==> flow/design.v <==
module PE
#(parameter DATA_WIDTH=8)
(
    clk,
    rst_n,
    en_din,
    en_win,
    data_in,
    weights_in,
    data_out,
    ready
);
input clk,rst_n;
input en_din,en_win;
input [DATA_WIDTH-1:0] data_in,weights_in;
output [2*DATA_WIDTH-1:0] data_out;   
output ready;  
wire en;
assign en = en_din & en_win;
reg [4:0] cnt;
always@(posedge clk or negedge rst_n)
begin
    if(!rst_n)
        cnt <= 'd0;
    else if(en)
    begin
        if(cnt == 27)  
            cnt <= 'd0;
        else 
            cnt <= cnt + 1'b1;
    end
    else
        cnt <= 'd0;
end
reg [2*DATA_WIDTH-1:0] sum;
always@(posedge clk or negedge rst_n)
begin
    if(!rst_n)
        sum <= 'd0;
    else if(en)
        begin
            if(cnt == 27)  
                sum <= 'd0; 
            else
                sum <= data_in * weights_in + sum;
        end
end
reg ready;
reg [2*DATA_WIDTH-1:0] data_out;
always@(posedge clk or negedge rst_n)
begin
    if(!rst_n)
    begin
        ready <= 1'b0;
        data_out <= 'd0;
    end
    else if(cnt == 27)
    begin
        ready <= 1'b1;
        data_out <= sum;
    end
    else
        ready <= 1'b0;        
end
endmodule
module input_bus
#(parameter BUS_WIDTH=8)  
(
    clk,
    rst_n,
    data,
    en,              
    data_l0,
    data_l1,
    data_l2,
    en_l0,
    en_l1,
    en_l2
);
input clk,rst_n; 
input en;                            
input [BUS_WIDTH-1:0] data;          
output en_l0,en_l1,en_l2;                            
output [BUS_WIDTH-1:0] data_l0,data_l1,data_l2;      
reg en_l0,en_l1,en_l2;
reg [BUS_WIDTH-1:0] data_l0,data_l1,data_l2;
always@(posedge clk or negedge rst_n)
begin
    if(!rst_n)
    begin
        en_l0 <= 1'b0;
        en_l1 <= 1'b0;
        en_l2 <= 1'b0;
        data_l0 <= 'd0;
        data_l1 <= 'd0;
        data_l2 <= 'd0;
    end
    else
    begin
        en_l0 <= en;
        en_l1 <= en_l0;
        en_l2 <= en_l1;
        data_l0 <= data;
        data_l1 <= data_l0;
        data_l2 <= data_l1;
    end
end
endmodule
module obuffer
#(
parameter DATA_WIDTH=8,  
parameter MEM_DATA_WIDTH=9,    
parameter MEM_ADDR_WIDTH=4    
)  
(
    clk,
    rst_n,
    p0_ready,
    p1_ready,
    p2_ready,
    p0_din,
    p1_din,
    p2_din,
    empty,
    full,
    rd_en,
    data_rdout,
    errout
);
input clk,rst_n;
input p0_ready,p1_ready,p2_ready;
input [2*DATA_WIDTH-1:0] p0_din,p1_din,p2_din;
input rd_en;
output empty,full;
output [2*DATA_WIDTH-1:0] data_rdout;
output errout;  
reg [2*DATA_WIDTH-1:0] mem[MEM_DATA_WIDTH-1:0];
reg [MEM_ADDR_WIDTH:0] wr_ptr, rd_ptr;
wire [MEM_ADDR_WIDTH-1:0] wr_addr,rd_addr;
assign wr_addr[MEM_ADDR_WIDTH-1:0] = wr_ptr[MEM_ADDR_WIDTH-1:0];
assign rd_addr[MEM_ADDR_WIDTH-1:0] = rd_ptr[MEM_ADDR_WIDTH-1:0];
always@(posedge clk or negedge rst_n)
begin
    if(!rst_n)
        wr_ptr <= 'd0;
    else if(!full & (p0_ready | p1_ready | p2_ready))
    begin
        if(wr_ptr[MEM_ADDR_WIDTH-1:0] == MEM_DATA_WIDTH-1)
            wr_ptr <= {~wr_ptr[MEM_ADDR_WIDTH],4'b0000};
        else 
            wr_ptr <= wr_ptr + 1'b1;
    end
end
always@(posedge clk or negedge rst_n)
begin
    if(!rst_n)
        rd_ptr <= 'd0;
    else if(!empty & rd_en)
    begin
        if(rd_ptr[MEM_ADDR_WIDTH-1:0] == MEM_DATA_WIDTH-1)
            rd_ptr <= {~rd_ptr[MEM_ADDR_WIDTH],4'b0000};
        else 
            rd_ptr <= rd_ptr + 1'b1;
    end
end
reg errout;
always@(posedge clk or negedge rst_n)
begin
    if(!rst_n)
        errout <= 1'b0;
    else if(!full & (p0_ready | p1_ready | p2_ready))
    begin
        case({p0_ready,p1_ready,p2_ready})
        3'b000:
            mem[wr_addr] <= mem[wr_addr];
        3'b100:
            mem[wr_addr] <= p0_din;
        3'b010:
            mem[wr_addr] <= p1_din;
        3'b001:
            mem[wr_addr] <= p2_din;
        default:
            errout <= 1'b1;
        endcase
    end
end
reg [2*DATA_WIDTH-1:0] data_rdout;
always@(posedge clk or negedge rst_n)
begin
    if(!rst_n)
        data_rdout <= 'd0;
    else if(!empty & rd_en)
        data_rdout <= mem[rd_addr];
end
assign full = (wr_ptr=={~rd_ptr[MEM_ADDR_WIDTH],rd_ptr[MEM_ADDR_WIDTH-1:0]});
assign empty = (wr_ptr==rd_ptr);
endmodule
module top(
    clk,
    rst_n,
    ifm0,
    ifm1,
    ifm2,
    ifm0_en,
    ifm1_en,
    ifm2_en,
    w0,
    w1,
    w2,
    w0_en,
    w1_en,
    w2_en,
    obf0_rd_en,
    obf1_rd_en,
    obf2_rd_en,
    obf0_empty,
    obf1_empty,
    obf2_empty,
    obf0_full,
    obf1_full,
    obf2_full,
    obf0_err,
    obf1_err,
    obf2_err,
    obf0_out,
    obf1_out,
    obf2_out
);
parameter DATA_WIDTH=8;
input clk,rst_n;
input ifm0_en,ifm1_en,ifm2_en;
input w0_en,w1_en,w2_en;
input [DATA_WIDTH-1:0] ifm0,ifm1,ifm2;
input [DATA_WIDTH-1:0] w0,w1,w2;
input obf0_rd_en,obf1_rd_en,obf2_rd_en;
output obf0_empty,obf1_empty,obf2_empty;
output obf0_full,obf1_full,obf2_full;
output obf0_err,obf1_err,obf2_err;
output [2*DATA_WIDTH-1:0] obf0_out,obf1_out,obf2_out;
wire [DATA_WIDTH-1:0] ifm0_l0,ifm0_l1,ifm0_l2;
wire ifm0_en0,ifm0_en1,ifm0_en2;
input_bus ifm_bus0(
    .clk(clk),
    .rst_n(rst_n),
    .data(ifm0),
    .en(ifm0_en),             
    .data_l0(ifm0_l0),
    .data_l1(ifm0_l1),
    .data_l2(ifm0_l2),
    .en_l0(ifm0_en0),
    .en_l1(ifm0_en1),
    .en_l2(ifm0_en2)
);
wire [DATA_WIDTH-1:0] ifm1_l0,ifm1_l1,ifm1_l2;
wire ifm1_en0,ifm1_en1,ifm1_en2;
input_bus ifm_bus1(
    .clk(clk),
    .rst_n(rst_n),
    .data(ifm1),
    .en(ifm1_en),             
    .data_l0(ifm1_l0),
    .data_l1(ifm1_l1),
    .data_l2(ifm1_l2),
    .en_l0(ifm1_en0),
    .en_l1(ifm1_en1),
    .en_l2(ifm1_en2)
);
wire [DATA_WIDTH-1:0] ifm2_l0,ifm2_l1,ifm2_l2;
wire ifm2_en0,ifm2_en1,ifm2_en2;
input_bus ifm_bus2(
    .clk(clk),
    .rst_n(rst_n),
    .data(ifm2),
    .en(ifm2_en),             
    .data_l0(ifm2_l0),
    .data_l1(ifm2_l1),
    .data_l2(ifm2_l2),
    .en_l0(ifm2_en0),
    .en_l1(ifm2_en1),
    .en_l2(ifm2_en2)
);
wire [DATA_WIDTH-1:0] w0_l0,w0_l1,w0_l2;
wire w0_en0,w0_en1,w0_en2;
input_bus w_bus0(
    .clk(clk),
    .rst_n(rst_n),
    .data(w0),
    .en(w0_en),             
    .data_l0(w0_l0),
    .data_l1(w0_l1),
    .data_l2(w0_l2),
    .en_l0(w0_en0),
    .en_l1(w0_en1),
    .en_l2(w0_en2)
);
wire [DATA_WIDTH-1:0] w1_l0,w1_l1,w1_l2;
wire w1_en0,w1_en1,w1_en2;
input_bus w_bus1(
    .clk(clk),
    .rst_n(rst_n),
    .data(w1),
    .en(w1_en),             
    .data_l0(w1_l0),
    .data_l1(w1_l1),
    .data_l2(w1_l2),
    .en_l0(w1_en0),
    .en_l1(w1_en1),
    .en_l2(w1_en2)
);
wire [DATA_WIDTH-1:0] w2_l0,w2_l1,w2_l2;
wire w2_en0,w2_en1,w2_en2;
input_bus w_bus2(
    .clk(clk),
    .rst_n(rst_n),
    .data(w2),
    .en(w2_en),             
    .data_l0(w2_l0),
    .data_l1(w2_l1),
    .data_l2(w2_l2),
    .en_l0(w2_en0),
    .en_l1(w2_en1),
    .en_l2(w2_en2)
);
wire [2*DATA_WIDTH-1:0] pe00_out,pe01_out,pe02_out,pe10_out,pe11_out,pe12_out,pe20_out,pe21_out,pe22_out;
wire pe00_rdy,pe01_rdy,pe02_rdy,pe10_rdy,pe11_rdy,pe12_rdy,pe20_rdy,pe21_rdy,pe22_rdy;
PE pe00(
    .clk(clk),
    .rst_n(rst_n),
    .en_din(ifm0_en0),
    .en_win(w0_en0),
    .data_in(ifm0_l0),
    .weights_in(w0_l0),
    .data_out(pe00_out),
    .ready(pe00_rdy)
);
PE pe01(
    .clk(clk),
    .rst_n(rst_n),
    .en_din(ifm0_en1),
    .en_win(w1_en0),
    .data_in(ifm0_l1),
    .weights_in(w1_l0),
    .data_out(pe01_out),
    .ready(pe01_rdy)
);
PE pe02(
    .clk(clk),
    .rst_n(rst_n),
    .en_din(ifm0_en2),
    .en_win(w2_en0),
    .data_in(ifm0_l2),
    .weights_in(w2_l0),
    .data_out(pe02_out),
    .ready(pe02_rdy)
);
PE pe10(
    .clk(clk),
    .rst_n(rst_n),
    .en_din(ifm1_en0),
    .en_win(w0_en1),
    .data_in(ifm1_l0),
    .weights_in(w0_l1),
    .data_out(pe10_out),
    .ready(pe10_rdy)
);
PE pe11(
    .clk(clk),
    .rst_n(rst_n),
    .en_din(ifm1_en1),
    .en_win(w1_en1),
    .data_in(ifm1_l1),
    .weights_in(w1_l1),
    .data_out(pe11_out),
    .ready(pe11_rdy)
);
PE pe12(
    .clk(clk),
    .rst_n(rst_n),
    .en_din(ifm1_en2),
    .en_win(w2_en1),
    .data_in(ifm1_l2),
    .weights_in(w2_l1),
    .data_out(pe12_out),
    .ready(pe12_rdy)
);
PE pe20(
    .clk(clk),
    .rst_n(rst_n),
    .en_din(ifm2_en0),
    .en_win(w0_en2),
    .data_in(ifm2_l0),
    .weights_in(w0_l2),
    .data_out(pe20_out),
    .ready(pe20_rdy)
);
PE pe21(
    .clk(clk),
    .rst_n(rst_n),
    .en_din(ifm2_en1),
    .en_win(w1_en2),
    .data_in(ifm2_l1),
    .weights_in(w1_l2),
    .data_out(pe21_out),
    .ready(pe21_rdy)
);
PE pe22(
    .clk(clk),
    .rst_n(rst_n),
    .en_din(ifm2_en2),
    .en_win(w2_en2),
    .data_in(ifm2_l2),
    .weights_in(w2_l2),
    .data_out(pe22_out),
    .ready(pe22_rdy)
);
obuffer obf0(
    .clk(clk),
    .rst_n(rst_n),
    .p0_ready(pe00_rdy),
    .p1_ready(pe10_rdy),
    .p2_ready(pe20_rdy),
    .p0_din(pe00_out),
    .p1_din(pe10_out),
    .p2_din(pe20_out),
    .empty(obf0_empty),
    .full(obf0_full),
    .rd_en(obf0_rd_en),
    .data_rdout(obf0_out),
    .errout(obf0_err)
);
obuffer obf1(
    .clk(clk),
    .rst_n(rst_n),
    .p0_ready(pe01_rdy),
    .p1_ready(pe11_rdy),
    .p2_ready(pe21_rdy),
    .p0_din(pe01_out),
    .p1_din(pe11_out),
    .p2_din(pe21_out),
    .empty(obf1_empty),
    .full(obf1_full),
    .rd_en(obf1_rd_en),
    .data_rdout(obf1_out),
    .errout(obf1_err)
);
obuffer obf2(
    .clk(clk),
    .rst_n(rst_n),
    .p0_ready(pe02_rdy),
    .p1_ready(pe12_rdy),
    .p2_ready(pe22_rdy),
    .p0_din(pe02_out),
    .p1_din(pe12_out),
    .p2_din(pe22_out),
    .empty(obf2_empty),
    .full(obf2_full),
    .rd_en(obf2_rd_en),
    .data_rdout(obf2_out),
    .errout(obf2_err)
);
endmodule
# == Step by step through the tools: top ==
# Tool output for the design above, in the order of the flow.
# Line numbers count from 1 in the design file above.
# Operators carry their Yosys type and port widths (W data, S select, Z words).
# Cell names lack the library's common part.
# A cell with n/a has no value.
# design
design,top
clock,clk
cell_library,sky130hd
pvt_corner,tt_025C_1v80

# == After elaboration ==
# Source: Yosys, flattened and elaborated. Widths are those after wreduce. Registers that Yosys merges into a memory's read port (data or address) are not register bits. Print and check cells do not count.
# op_classes
n_mul,9
n_logic,30
equal,180
n_addsub,24
n_reduce_logical,51
n_mux,183
# op_table
op,count
$mux W16,117
$pmux W16 S4,27
$mul A8 B8 Y16,9
$pmux W16 S9,3
$pmux W16 S8,3
$ne A2 B1 Y1 const B,108
$reduce_and A7 Y1,27
$add A16 B16 Y16,9
$mux W5,24
$eq A4 B3 Y1 const B,24
$add A5 B1 Y5 const B,15
$eq A4 B2 Y1 const B,12
$eq A5 B5 Y1 const B,9
$eq A5 B5 Y1,6
$eq A4 B1 Y1 const B,6
$eq A4 B4 Y1 const B,6
$logic_not A4 Y1,6
$and A1 B1 Y1,15
$reduce_bool A4 Y1,3
$reduce_or A4 Y1,3
$not A1 Y1,9
$eq A3 B1 Y1 const B,3
$eq A3 B2 Y1 const B,3
$eq A3 B3 Y1 const B,3
$logic_not A3 Y1,3
$mux W1,9
$or A1 B1 Y1,6
$logic_not A1 Y1,6
$reduce_and A2 Y1,3
# bits
elab_cells,588
output_inout_bits,57
reg_bits,1017
in_bits,59

# == Logic depth ==
# Yosys ltp: most cells in a row. Word level: on the elaborated netlist, between registers, memories and ports. Mapped: between sequential cells and ports; inverters and the memories' decode and read muxes count.
# logic_depth
depth_word,5
abc_area,1
ltp_mapped,21
depth_no_buf,20

# == After synthesis ==
# Source: synth_stat.txt of the flow (Yosys; design flattened, memories mapped). It holds for the ABC_AREA given above (unset counts as 0); a run with the other value may have another netlist.
# The area totals of this step are shown rounded.
# by_type
type,count,type_area_um2
dfrtp_1,585,1.46E+04
edfxtp_1,432,1.3E+04
nand2_1,2568,9.64E+03
fa_1,450,9008.64
inv_1,1720,6.46E+03
ha_1,348,4.35E+03
o21ai_0,409,2.05E+03
nand3_1,379,1.9E+03
nor2_1,424,1.59E+03
clkbuf_1,183,686.909
a21oi_1,115,575.552
xor2_1,57,499.229
nand4_1,65,406.64
a22o_1,44,385.37
xnor2_1,37,324.061
buf_2,64,320.307
o21ai_2,24,210.202
buf_4,27,202.694
# Other cell types: 23; their cells: 198.
# synth_totals
sequential_area_um2,27600
stdcells,8129
ffs,1017
buffers,285
mapped_area_um2,67700

# == Worst setup path after synthesis ==
# Path of least setup slack by OpenSTA after synthesis, without wires, with an ideal clock, recovery checks aside; 20% of the period is set as input and as output delay. Where synthesis merged equal registers, the netlist keeps one of their names.
# synth_timing
path_kind,register to register
start,register w_bus1.data_l1[0]
end,register pe11.sum[7]
path_buffers,1
path_slack_ns,1.175
setup_time_ns,0.127
driving_pins,16
path_delay_ns,3.825
t_required_ns,4.873
t_first_pin_ns,0.000
arrival_time_ns,3.698
period_ns,5.0
synth_period_reached_ns,3.825
# "path_delay_ns" is the arrival time less input delay plus setup time.
# "driving_pins" counts driving pins, that of a launching flip-flop among them; a cell with two outputs on the path counts twice.
# "synth_period_reached_ns" = period - worst setup slack (recovery checks aside). The figure is calculated, with input and output delays left at 20% of the set period.
# The rows between start and end are the longest chain of elaborated cells between them; the timing report does not say that the signal goes this way. Where chains are equally long, one stands for them.
# Each line given opens the expression or statement behind the cell; cells for indexed reads and writes are added by Yosys, which also makes memories of some case tables.
# A register here has more assigning lines than the two given.
# synth_via
path_cell_list,dfrtp_1 -> clkbuf_1 -> nand2_1 -> fa_1 -> inv_1 -> fa_1 -> inv_1 -> fa_1 -> fa_1 -> inv_1 -> ha_1 -> nand2_1 -> nand3_1 -> or2_2 -> nand3_1 -> o21ai_0
elab_chain_len,3
cone_cells,3
lines_between,2
classes_between,add/sub (1); mul (1); mux (1)
# synth_rtl
element,line_no,text
from (decl),84,"output [BUS_WIDTH-1:0] data_l0,data_l1,data_l2;"
from (assign),95,data_l1 <= 'd0;
from (assign),104,data_l1 <= data_l0;
$mul A8 B8 Y16,45,sum <= data_in * weights_in + sum;
$add A16 B16 Y16,45,
$mux W16,42,if(cnt == 27)
to (assign),43,sum <= 'd0;
to (assign),45,
to (decl),35,reg [2*DATA_WIDTH-1:0] sum;

# == Worst path after layout ==
# From the final timing report of entry A: the path of least setup slack in the routed layout; clock arrival at registers is part of the times.
# layout_timing
path_kind,register to register
start,register ifm_bus0.data_l0[6]
end,register pe00.sum[7]
setup_time_ns,0.13
t_first_pin_ns,0.75
path_slack_ns,0.62
path_buffers,0
period_ns,5.0
t_required_ns,5.58
arrival_time_ns,4.96
driving_pins,15
# The rows between start and end are the longest chain of elaborated cells between them; the timing report does not say that the signal goes this way. Where chains are equally long, one stands for them.
# A register here has more assigning lines than the two given.
# layout_via
path_cell_list,dfrtp_1 -> nand2_1 -> fa_1 -> inv_1 -> fa_1 -> inv_1 -> fa_1 -> fa_1 -> inv_1 -> ha_1 -> nand2_1 -> nand3_1 -> or2_2 -> nand3_1 -> o21ai_0
elab_chain_len,3
cone_cells,3
lines_between,2
classes_between,add/sub (1); mul (1); mux (1)
# layout_rtl
element,line_no,text
from (decl),84,"output [BUS_WIDTH-1:0] data_l0,data_l1,data_l2;"
from (assign),94,data_l0 <= 'd0;
from (assign),103,data_l0 <= data;
$mul A8 B8 Y16,45,sum <= data_in * weights_in + sum;
$add A16 B16 Y16,45,
$mux W16,42,if(cnt == 27)
to (assign),43,sum <= 'd0;
to (assign),45,
to (decl),35,reg [2*DATA_WIDTH-1:0] sum;

# Module top, platform sky130hd: 6 stored runs of the flow (Yosys, OpenROAD) with differing settings, in no particular order. Input and output delays are each 20% of the period that was set; the output load is 0.01 pF.
# "worst_path_ns": the worst setup path's part of the clock period (all of it between registers, 20% less for each end at a port) less its slack. A launch clock that arrives late makes it longer, a capture clock that arrives late makes it shorter.
# "fin_power_uw" is the tool's figure for a default switching activity; nothing was simulated.
# The results are shown rounded.
# Settings: -- = not set for that run.
stored run,ABC_AREA,CORE_UTILIZATION,MAX_ROUTING_LAYER,PLACE_DENSITY,TNS_END_PERCENT,period_ns,CAP_MARGIN,CORE_MARGIN,SLEW_MARGIN,CELL_PAD_IN_SITES_DETAIL_PLACEMENT,CELL_PAD_IN_SITES_GLOBAL_PLACEMENT,CTS_CLUSTER_DIAMETER,CTS_CLUSTER_SIZE,GPL_ROUTABILITY_DRIVEN,HOLD_SLACK_MARGIN,MIN_ROUTING_LAYER,PLACE_DENSITY_LB_ADDON,SETUP_SLACK_MARGIN,GPL_TIMING_DRIVEN,CORE_ASPECT_RATIO,yosys.chip_area_um2,die_area_um2,post_route_stdcell_area_um2,fin_util_pct,worst_setup_slack_ns,total_negative_slack_ns,fin_power_uw,worst_path_ns,critical_path_type
entry A,1,47,met4,0.6,80,5.0,20,2,20,--,--,--,--,--,--,--,--,--,--,--,67700,147000,74400,51.9,0.619,0.000,41400,4.38,register to register
entry B,--,27,--,0.6,--,4.79,20,2,20,--,--,--,--,--,--,--,--,--,--,--,63300,238000,72500,31.1,0.207,0.000,37200,4.58,register to register
entry C,1,25,--,--,30,3.57,20,6,20,0,1,202,70,0,0.07,met1,0.26,0.26,--,--,67700,283000,81000,30.2,-0.360,-14.4,67800,3.93,register to register
entry D,0,47,met4,0.6,80,5.0,10,2,20,--,--,56,--,1,--,met1,--,1.46,0,--,63300,138000,76900,57.6,0.495,0.000,44100,4.50,register to register
entry E,1,47,met5,0.6,35,5.0,10,2,10,--,--,56,51,1,--,met2,--,1.46,0,1.24,67700,147000,81800,57.0,1.01,0.000,52800,3.99,register to register
entry F,--,40,--,0.6,--,4.79,20,2,20,--,--,--,--,--,--,--,--,--,--,--,63300,161000,71100,45.1,0.208,0.000,36900,4.58,register to register
